==> flow/design.v <==
module distorter_pipelined_368 #(parameter INT_WIDTH = 4,
                                 FRACT_WIDTH = 12,
                                 DATA_WIDTH = INT_WIDTH + FRACT_WIDTH)
                                (input wire clk_368,
                                 input wire rst_n,
                                 input wire signed [DATA_WIDTH-1 : 0] in_r,
                                 input wire signed [DATA_WIDTH-1 : 0] in_i,
                                 input wire signed [DATA_WIDTH-1 : 0] a10_r,
                                 input wire signed [DATA_WIDTH-1 : 0] a10_i,
                                 input wire signed [DATA_WIDTH-1 : 0] a30_r,
                                 input wire signed [DATA_WIDTH-1 : 0] a30_i,
                                 input wire signed [DATA_WIDTH-1 : 0] a50_r,
                                 input wire signed [DATA_WIDTH-1 : 0] a50_i,
                                 output reg signed [DATA_WIDTH-1 : 0] out_r,
                                 output reg signed [DATA_WIDTH-1 : 0] out_i);
    wire signed [2*DATA_WIDTH-1 : 0] xin_r, xin_i;
    wire signed [DATA_WIDTH-1 : 0] xin_trunc_r, xin_trunc_i;
    wire signed [DATA_WIDTH-1 : 0] abs_squared;
    wire signed [2*DATA_WIDTH-1 : 0] abs_pwr_four;
    wire signed [DATA_WIDTH-1 : 0] abs_pwr_four_trunc;
    wire signed [2*DATA_WIDTH-1 : 0] half_mul1_r;
    wire signed [DATA_WIDTH-1 : 0] half_mul1_trunc_r;
    wire signed [2*DATA_WIDTH-1 : 0] half_mul1_i;
    wire signed [DATA_WIDTH-1 : 0] half_mul1_trunc_i;
    wire signed [DATA_WIDTH-1 : 0] add1_r;
    wire signed [DATA_WIDTH-1 : 0] add1_i;
    wire signed [2*DATA_WIDTH-1 : 0] half_mul2_r;
    wire signed [DATA_WIDTH-1 : 0] half_mul2_trunc_r;
    wire signed [2*DATA_WIDTH-1 : 0] half_mul2_i;
    wire signed [DATA_WIDTH-1 : 0] half_mul2_trunc_i;
    wire signed [DATA_WIDTH-1 : 0] add2_r;
    wire signed [DATA_WIDTH-1 : 0] add2_i;
    wire signed [2*DATA_WIDTH-1 : 0] mul1;
    wire signed [DATA_WIDTH-1 : 0] mul1_trunc;
    wire signed [2*DATA_WIDTH-1 : 0] mul2;
    wire signed [DATA_WIDTH-1 : 0] mul2_trunc;
    wire signed [2*DATA_WIDTH-1 : 0] mul3;
    wire signed [DATA_WIDTH-1 : 0] mul3_trunc;
    wire signed [2*DATA_WIDTH-1 : 0] mul4;
    wire signed [DATA_WIDTH-1 : 0] mul4_trunc;
    reg signed [DATA_WIDTH-1 : 0] in_r_reg1, in_i_reg1, in_r_reg2, in_i_reg2, in_r_reg3, in_i_reg3, in_r_reg4, in_i_reg4;
    wire signed [DATA_WIDTH-1 : 0] out_r_comb, out_i_comb;
    reg signed [DATA_WIDTH-1 : 0] a10_r_reg1, a10_i_reg1, a10_r_reg2, a10_i_reg2, a10_r_reg3, a10_i_reg3;
    reg signed [DATA_WIDTH-1 : 0] a30_r_reg1, a30_i_reg1, a30_r_reg2, a30_i_reg2;
    reg signed [DATA_WIDTH-1 : 0] a50_r_reg1, a50_i_reg1, a50_r_reg2, a50_i_reg2, a50_r_reg3, a50_i_reg3;
    reg signed [DATA_WIDTH-1 : 0] abs_squared_reg;
    reg signed [DATA_WIDTH-1 : 0] half_mul1_trunc_r_reg, half_mul1_trunc_i_reg;
    reg signed [DATA_WIDTH-1 : 0] abs_pwr_four_trunc_reg;
    reg signed [DATA_WIDTH-1 : 0] add1_r_reg, add1_i_reg;
    reg signed [DATA_WIDTH-1 : 0] half_mul2_trunc_r_reg, half_mul2_trunc_i_reg;
    reg signed [DATA_WIDTH-1 : 0] add2_r_reg;
    reg signed [DATA_WIDTH-1 : 0] add2_i_reg;
    reg signed [DATA_WIDTH-1 : 0] in_r_reg5, in_i_reg5;
    always@(posedge clk_368 or negedge rst_n)
    begin
        if (!rst_n)
        begin
            in_r_reg1              <= 'd0;
            in_i_reg1              <= 'd0;
            in_r_reg2              <= 'd0;
            in_i_reg2              <= 'd0;
            in_r_reg3              <= 'd0;
            in_i_reg3              <= 'd0;
            in_r_reg4              <= 'd0;
            in_i_reg4              <= 'd0;
            out_r                  <= 'd0;
            out_i                  <= 'd0;
            a10_r_reg1             <= 'd0;
            a10_i_reg1             <= 'd0;
            a10_r_reg2             <= 'd0;
            a10_i_reg2             <= 'd0;
            a10_r_reg3             <= 'd0;
            a10_i_reg3             <= 'd0;
            a30_r_reg1             <= 'd0;
            a30_i_reg1             <= 'd0;
            a30_r_reg2             <= 'd0;
            a30_i_reg2             <= 'd0;
            a50_r_reg1             <= 'd0;
            a50_i_reg1             <= 'd0;
            a50_r_reg2             <= 'd0;
            a50_i_reg2             <= 'd0;
            a50_r_reg3             <= 'd0;
            a50_i_reg3             <= 'd0;
            abs_squared_reg        <= 'd0;
            half_mul1_trunc_r_reg  <= 'd0;
            half_mul1_trunc_i_reg  <= 'd0;
            abs_pwr_four_trunc_reg <= 'd0;
            add1_r_reg             <= 'd0;
            add1_i_reg             <= 'd0;
            half_mul2_trunc_r_reg  <= 'd0;
            half_mul2_trunc_i_reg  <= 'd0;
            add2_r_reg             <= 'd0;
            add2_i_reg             <= 'd0;
            in_r_reg5              <= 'd0;
            in_i_reg5              <= 'd0;
        end
        else
        begin
            in_r_reg1              <= in_r;
            in_i_reg1              <= in_i;
            in_r_reg2              <= in_r_reg1;
            in_i_reg2              <= in_i_reg1;
            in_r_reg3              <= in_r_reg2;
            in_i_reg3              <= in_i_reg2;
            in_r_reg4              <= in_r_reg3;
            in_i_reg4              <= in_i_reg3;
            out_r                  <= out_r_comb;
            out_i                  <= out_i_comb;
            a10_r_reg1             <= a10_r;
            a10_i_reg1             <= a10_i;
            a10_r_reg2             <= a10_r_reg1;
            a10_i_reg2             <= a10_i_reg1;
            a10_r_reg3             <= a10_r_reg2;
            a10_i_reg3             <= a10_i_reg2;
            a30_r_reg1             <= a30_r;
            a30_i_reg1             <= a30_i;
            a30_r_reg2             <= a30_r_reg1;
            a30_i_reg2             <= a30_i_reg1;
            a50_r_reg1             <= a50_r;
            a50_i_reg1             <= a50_i;
            a50_r_reg2             <= a50_r_reg1;
            a50_i_reg2             <= a50_i_reg1;
            a50_r_reg3             <= a50_r_reg2;
            a50_i_reg3             <= a50_i_reg2;
            abs_squared_reg        <= abs_squared;
            half_mul1_trunc_r_reg  <= half_mul1_trunc_r;
            half_mul1_trunc_i_reg  <= half_mul1_trunc_i;
            abs_pwr_four_trunc_reg <= abs_pwr_four_trunc;
            add1_r_reg             <= add1_r;
            add1_i_reg             <= add1_i;
            half_mul2_trunc_r_reg  <= half_mul2_trunc_r;
            half_mul2_trunc_i_reg  <= half_mul2_trunc_i;
            add2_r_reg             <= add2_r;
            add2_i_reg             <= add2_i;
            in_r_reg5              <= in_r_reg4;
            in_i_reg5              <= in_i_reg4;
        end
    end
    assign xin_r       = in_r_reg1 * in_r_reg1;
    assign xin_trunc_r = xin_r >> (FRACT_WIDTH);
    assign xin_i       = in_i_reg1 * in_i_reg1;
    assign xin_trunc_i = xin_i >> (FRACT_WIDTH);
    assign abs_squared = xin_trunc_r + xin_trunc_i;
    assign abs_pwr_four       = abs_squared_reg * abs_squared_reg;
    assign abs_pwr_four_trunc = abs_pwr_four >> (FRACT_WIDTH);
    assign half_mul1_r       = abs_squared_reg * a30_r_reg2;
    assign half_mul1_trunc_r = half_mul1_r >> (FRACT_WIDTH);
    assign half_mul1_i       = abs_squared_reg * a30_i_reg2;
    assign half_mul1_trunc_i = half_mul1_i >> (FRACT_WIDTH);
    assign add1_r = half_mul1_trunc_r_reg + a10_r_reg3;
    assign add1_i = half_mul1_trunc_i_reg + a10_i_reg3;
    assign half_mul2_r       = abs_pwr_four_trunc_reg * a50_r_reg3;
    assign half_mul2_trunc_r = half_mul2_r >> (FRACT_WIDTH);
    assign half_mul2_i       = abs_pwr_four_trunc_reg * a50_i_reg3;
    assign half_mul2_trunc_i = half_mul2_i >> (FRACT_WIDTH);
    assign add2_r = half_mul2_trunc_r_reg + add1_r_reg;
    assign add2_i = half_mul2_trunc_i_reg + add1_i_reg;
    assign mul1       = add2_r_reg * in_r_reg5;
    assign mul1_trunc = mul1 >> (FRACT_WIDTH);
    assign mul2       = add2_i_reg * in_i_reg5;
    assign mul2_trunc = mul2 >> (FRACT_WIDTH);
    assign mul3       = add2_r_reg * in_i_reg5;
    assign mul3_trunc = mul3 >> (FRACT_WIDTH);
    assign mul4       = add2_i_reg * in_r_reg5;
    assign mul4_trunc = mul4 >> (FRACT_WIDTH);
    assign out_r_comb = mul1_trunc - mul2_trunc;
    assign out_i_comb = mul3_trunc + mul4_trunc;
endmodule
--- tool output ---
# Reports on distorter_pipelined_368

Tool output for the design above before and after an edit, in the order of the flow.
"original" refers to lines of the RTL above, "edited" to lines of the edited file.
"difference": "edited" minus "original" as printed here.
Library cell names are shortened.
The mark - stands for no value.

Design top: distorter_pipelined_368
Clock input: clk_368
Cell library: sky130hd
Library corner: tt_025C_1v80

# Edit of the RTL

Unified diff, file above to edited file.
The edited RTL no longer does the same as the RTL above: the edit was made by script, with no optimisation intended.

```diff
@@ -145,5 +145,7 @@
     assign abs_pwr_four_trunc = abs_pwr_four >> (FRACT_WIDTH);
     assign half_mul1_r       = abs_squared_reg * a30_r_reg2;
-    assign half_mul1_trunc_r = half_mul1_r >> (FRACT_WIDTH);
+    reg signed [DATA_WIDTH-1 : 0] half_mul1_trunc_r_p1;
+    always @(posedge clk_368) half_mul1_trunc_r_p1 <= half_mul1_r >> (FRACT_WIDTH);
+    assign half_mul1_trunc_r = half_mul1_trunc_r_p1;
     assign half_mul1_i       = abs_squared_reg * a30_i_reg2;
     assign half_mul1_trunc_i = half_mul1_i >> (FRACT_WIDTH);
```

# Word-level counts

Source: Yosys, flattened and elaborated, memories not mapped. Widths are those after wreduce; folded enables and synchronous resets count as part of the registers. Registers that Yosys merges into a memory's read port (data or address) are not register bits. Print and check cells do not count. Equal cells are merged and count once.

Word-level totals:

| what                            | original | edited | difference |
| bits in registers               | 608      | 624    | +16 |
| bits in latches                 | 0        | 0      | 0 |
| memory bits (writable)          | 0        | 0      | 0 |
| ROM bits                        | 0        | 0      | 0 |
| clocked read ports x word width | 0        | 0      | 0 |
| memories kept                   | 0        | 0      | 0 |
| input port bits                 | 130      | 130    | 0 |
| output and inout bits           | 32       | 32     | 0 |
| elaborated cells                | 56       | 57     | +1 |

Operators by class:

| what                          | original | edited | difference |
| add/subtract/negate cells     | 7        | 7      | 0 |
| multiply operators            | 11       | 11     | 0 |
| div/mod/pow operators         | 0        | 0      | 0 |
| magnitude comparators         | 0        | 0      | 0 |
| equality and inequality tests | 0        | 0      | 0 |
| shifts and indexed selects    | 0        | 0      | 0 |
| mux-type cells                | 0        | 0      | 0 |
| bitwise logic cells           | 0        | 0      | 0 |
| reduce/logical cells          | 0        | 0      | 0 |

Operator kinds equal on both sides are left out: 3.

# Depth

Depth = most cells in a row (Yosys ltp): at word level without a register or memory, in the mapped netlist without a sequential cell, where the memories' decode and read muxes count.

Depth:

| what                         | original | edited | difference |
| depth after elaboration      | 2        | 2      | 0 |
| ABC_AREA                     | 0        | 0      | - |
| depth in mapped cells        | 34       | 35     | +1 |
| mapped depth without buffers | 33       | 34     | +1 |

# Synthesis result

The flow's flattened synthesis, as Yosys stat reports it; memories are mapped. The netlist is that of the ABC_AREA named above (0 if unset); the other value can give another one.

Synthesis totals:

| what                 | original | edited   | difference |
| cells in the netlist | 11323    | 11282    | -41 |
| synthesis area (um2) | 110458.4 | 110587.3 | +128.9 |
| flip-flops           | 608      | 624      | +16 |
| buffer cells         | 420      | 422      | +2 |

Cell types:

| cell type | original | edited | difference |
| o21ai_0   | 111      | 64     | -47 |
| a21boi_0  | 29       | 9      | -20 |
| or3_1     | 28       | 11     | -17 |
| nor2_1    | 276      | 260    | -16 |
| dfxtp_1   | 0        | 16     | +16 |
| nand2_1   | 1353     | 1340   | -13 |
| a21o_1    | 42       | 54     | +12 |
| a21oi_1   | 129      | 139    | +10 |
| o211a_1   | 10       | 0      | -10 |
| xor2_1    | 84       | 93     | +9 |
| o21ai_1   | 5        | 14     | +9 |
| and2_1    | 965      | 957    | -8 |
| a21boi_1  | 0        | 8      | +8 |
| and3_1    | 20       | 27     | +7 |
| o31ai_1   | 11       | 4      | -7 |
| a2bb2oi_1 | 0        | 7      | +7 |
| nand2b_1  | 100      | 94     | -6 |
| or2_2     | 9        | 15     | +6 |

Cell types equal on both sides are left out: 15.
Not every row of either side is listed.

# Timing after synthesis

OpenSTA on the mapped netlist: ideal clock, no wires. The path of least setup slack (recovery checks aside). Input and output delay are each 20% of the period. Register names are those of the netlist, which keeps one name where synthesis merged equal registers.

Timing path post-synthesis:

| what                                | original              | edited                  | difference |
| kind                                | register to register  | register to register    | - |
| from                                | register in_i_reg5[1] | register add2_r_reg[13] | - |
| to                                  | register out_r[15]    | register out_i[15]      | - |
| period (ns)                         | 9.0                   | 9.0                     | 0.0 |
| launch time at the first pin (ns)   | 0.000                 | 0.000                   | 0.000 |
| arrival time (ns)                   | 7.510                 | 7.397                   | -0.113 |
| slack (ns)                          | 1.356                 | 1.470                   | +0.114 |
| path delay (ns)                     | 7.644                 | 7.531                   | -0.113 |
| stages                              | 31                    | 30                      | -1 |
| period reached after synthesis (ns) | 7.644                 | 7.53                    | -0.114 |

"path delay" = arrival - input delay + setup time.
"stages" counts driving pins, that of a launching flip-flop among them; a cell with two outputs on the path counts twice.
"period reached after synthesis" = period - worst setup slack (recovery checks aside). The figure is calculated, with input and output delays left at 20% of the set period.
The rows between start and end are the longest chain of elaborated cells between them; the timing report does not say that the signal goes this way. Where chains are equally long, one stands for them.
Each line given opens the expression or statement behind the cell; cells for indexed reads and writes are added by Yosys, which also makes memories of some case tables.

On the way, post-synthesis, original:
Cells stage by stage: dfrtp_1 clkbuf_1 clkbuf_1 nand2_1 fa_1 fa_1 fa_1 fa_1 inv_1 fa_1 inv_1 fa_1 inv_1 ha_1 nand2_1 nor4b_1 or2_2 a21oi_1 xnor2_1 inv_1 ha_1 nor2b_1 o21ai_0 a21boi_0 o21a_1 a21oi_1 o21ai_0 o41ai_1 o21ai_0 a31oi_1 xnor3_1
Length of the longest elaborated chain: 2

RTL lines, path post-synthesis, original:

| what                                           | RTL line | RTL |
| from (decl)                                    | 53       | `reg signed [DATA_WIDTH-1 : 0] in_r_reg5, in_i_reg5;` |
| from (assign)                                  | 95       | `in_i_reg5              <= 'd0;` |
| from (assign)                                  | 136      | `in_i_reg5              <= in_i_reg4;` |
| 16-bit by 16-bit multiplier with 28-bit output | 160      | `assign mul2       = add2_i_reg * in_i_reg5;` |
| 16-bit subtractor                              | 166      | `assign out_r_comb = mul1_trunc - mul2_trunc;` |
| to (assign)                                    | 66       | `out_r                  <= 'd0;` |
| to (assign)                                    | 107      | `out_r                  <= out_r_comb;` |
| to (decl)                                      | 14       | `output reg signed [DATA_WIDTH-1 : 0] out_r,` |

On the way, post-synthesis, edited:
Cells stage by stage: dfrtp_1 clkbuf_1 clkbuf_1 nand2_1 fa_1 fa_1 fa_1 inv_1 fa_1 fa_1 inv_1 fa_1 inv_1 ha_1 nor4_1 and2b_1 a2111oi_4 o21a_1 o21a_1 nor2_1 xnor2_1 ha_1 and2_1 o21ai_0 o31ai_1 o41ai_2 o21ai_1 a21o_1 a21oi_1 xnor3_1
Length of the longest elaborated chain: 2

RTL lines, path post-synthesis, edited:

| what                                           | RTL line | RTL |
| from (decl)                                    | 51       | `reg signed [DATA_WIDTH-1 : 0] add2_r_reg;` |
| from (assign)                                  | 92       | `add2_r_reg             <= 'd0;` |
| from (assign)                                  | 133      | `add2_r_reg             <= add2_r;` |
| 16-bit by 16-bit multiplier with 28-bit output | 164      | `assign mul3       = add2_r_reg * in_i_reg5;` |
| 16-bit adder                                   | 169      | `assign out_i_comb = mul3_trunc + mul4_trunc;` |
| to (assign)                                    | 67       | `out_i                  <= 'd0;` |
| to (assign)                                    | 108      | `out_i                  <= out_i_comb;` |
| to (decl)                                      | 15       | `output reg signed [DATA_WIDTH-1 : 0] out_i);` |

# Path in the finished layout

From the final timing report of the runs of set A: the path of least setup slack in the routed layout; clock arrival at registers is part of the times.

Timing path after layout:

| what                              | original              | edited                 | difference |
| kind                              | register to register  | register to register   | - |
| from                              | register in_r_reg5[5] | register add2_r_reg[6] | - |
| to                                | register out_r[15]    | register out_r[15]     | - |
| period (ns)                       | 9.0                   | 9.0                    | 0.0 |
| launch time at the first pin (ns) | 0.73                  | 0.74                   | +0.01 |
| arrival time (ns)                 | 9.07                  | 9.02                   | -0.05 |
| slack (ns)                        | 0.54                  | 0.61                   | +0.07 |
| stages                            | 30                    | 31                     | +1 |

The rows between start and end are the longest chain of elaborated cells between them; the timing report does not say that the signal goes this way. Where chains are equally long, one stands for them.

On the way, after layout, original:
Cells stage by stage: dfrtp_1 and2_1 fa_1 inv_1 fa_1 fa_1 fa_1 inv_1 fa_1 inv_1 fa_1 inv_1 ha_1 a2111oi_0 o21a_1 o31a_1 a21oi_1 a21oi_1 xnor2_1 ha_1 nor2b_1 o21ai_0 a21boi_0 o21a_1 a21oi_1 o21ai_0 o41ai_1 o21ai_0 a31oi_1 xnor3_1
Length of the longest elaborated chain: 2

RTL lines, path after layout, original:

| what                                           | RTL line | RTL |
| from (decl)                                    | 53       | `reg signed [DATA_WIDTH-1 : 0] in_r_reg5, in_i_reg5;` |
| from (assign)                                  | 94       | `in_r_reg5              <= 'd0;` |
| from (assign)                                  | 135      | `in_r_reg5              <= in_r_reg4;` |
| 16-bit by 16-bit multiplier with 28-bit output | 158      | `assign mul1       = add2_r_reg * in_r_reg5;` |
| 16-bit subtractor                              | 166      | `assign out_r_comb = mul1_trunc - mul2_trunc;` |
| to (assign)                                    | 66       | `out_r                  <= 'd0;` |
| to (assign)                                    | 107      | `out_r                  <= out_r_comb;` |
| to (decl)                                      | 14       | `output reg signed [DATA_WIDTH-1 : 0] out_r,` |

On the way, after layout, edited:
Cells stage by stage: dfrtp_1 buf_4 and2_1 fa_1 inv_1 fa_1 fa_1 inv_1 ha_1 fa_1 fa_1 ha_1 and2_0 a221oi_1 buf_4 o21ai_0 a21oi_1 inv_1 a21oi_1 xnor2_1 ha_1 nor2b_1 o31a_1 nor4_1 o311ai_1 a21oi_1 o21bai_1 a31o_2 a21o_1 a21oi_1 xnor3_1
Length of the longest elaborated chain: 2

RTL lines, path after layout, edited:

| what                                           | RTL line | RTL |
| from (decl)                                    | 51       | `reg signed [DATA_WIDTH-1 : 0] add2_r_reg;` |
| from (assign)                                  | 92       | `add2_r_reg             <= 'd0;` |
| from (assign)                                  | 133      | `add2_r_reg             <= add2_r;` |
| 16-bit by 16-bit multiplier with 28-bit output | 160      | `assign mul1       = add2_r_reg * in_r_reg5;` |
| 16-bit subtractor                              | 168      | `assign out_r_comb = mul1_trunc - mul2_trunc;` |
| to (assign)                                    | 66       | `out_r                  <= 'd0;` |
| to (assign)                                    | 107      | `out_r                  <= out_r_comb;` |
| to (decl)                                      | 14       | `output reg signed [DATA_WIDTH-1 : 0] out_r,` |

# Layout results

Runs of the flow (Yosys, OpenROAD) on both versions; the two runs of a pair have the same settings. The constraints put input and output delay at 20% of the set period each and load the outputs with 0.01 pF.

Settings, set A:
period_ns: 9.0
CAP_MARGIN: 20
CORE_MARGIN: 2
CORE_UTILIZATION: 40
SLEW_MARGIN: 20

Measured results, set A:

| what                                | original | edited   | difference |
| chip area in the Yosys report (um2) | 110458.4 | 110587.3 | +128.9 |
| full die area (um2)                 | 280365.0 | 280688.0 | +323.0 |
| post-route utilization (%)          | 43.5     | 43.4     | -0.1 |
| smallest setup slack (ns)           | 0.544    | 0.613    | +0.069 |
| worst hold slack after layout (ns)  | 0.332    | 0.318    | -0.014 |
| achieved clock period (ns)          | 8.456    | 8.387    | -0.069 |

Settings, set B:
ABC_AREA: 0
CELL_PAD_IN_SITES_GLOBAL_PLACEMENT: 3
CORE_ASPECT_RATIO: 0.88
CORE_MARGIN: 8
CORE_UTILIZATION: 46
CTS_CLUSTER_DIAMETER: 258
GPL_TIMING_DRIVEN: 1
MAX_ROUTING_LAYER: met4
SETUP_SLACK_MARGIN: 1.67
period_ns: 9.33
CAP_MARGIN: 20
SLEW_MARGIN: 20

Measured results, set B:

| what                                | original | edited   | difference |
| chip area in the Yosys report (um2) | 110458.4 | 110587.3 | +128.9 |
| full die area (um2)                 | 256095.0 | 256385.0 | +290.0 |
| post-route utilization (%)          | 50.9     | 50.6     | -0.3 |
| smallest setup slack (ns)           | 1.853    | 1.708    | -0.145 |
| worst hold slack after layout (ns)  | 0.304    | 0.304    | 0.000 |
| achieved clock period (ns)          | 7.477    | 7.622    | +0.145 |

"achieved clock period" is the run's clock period less its worst setup slack. It is reckoned from that one timing run; input and output delays stay at 20% of the period that was set.
--- end ---
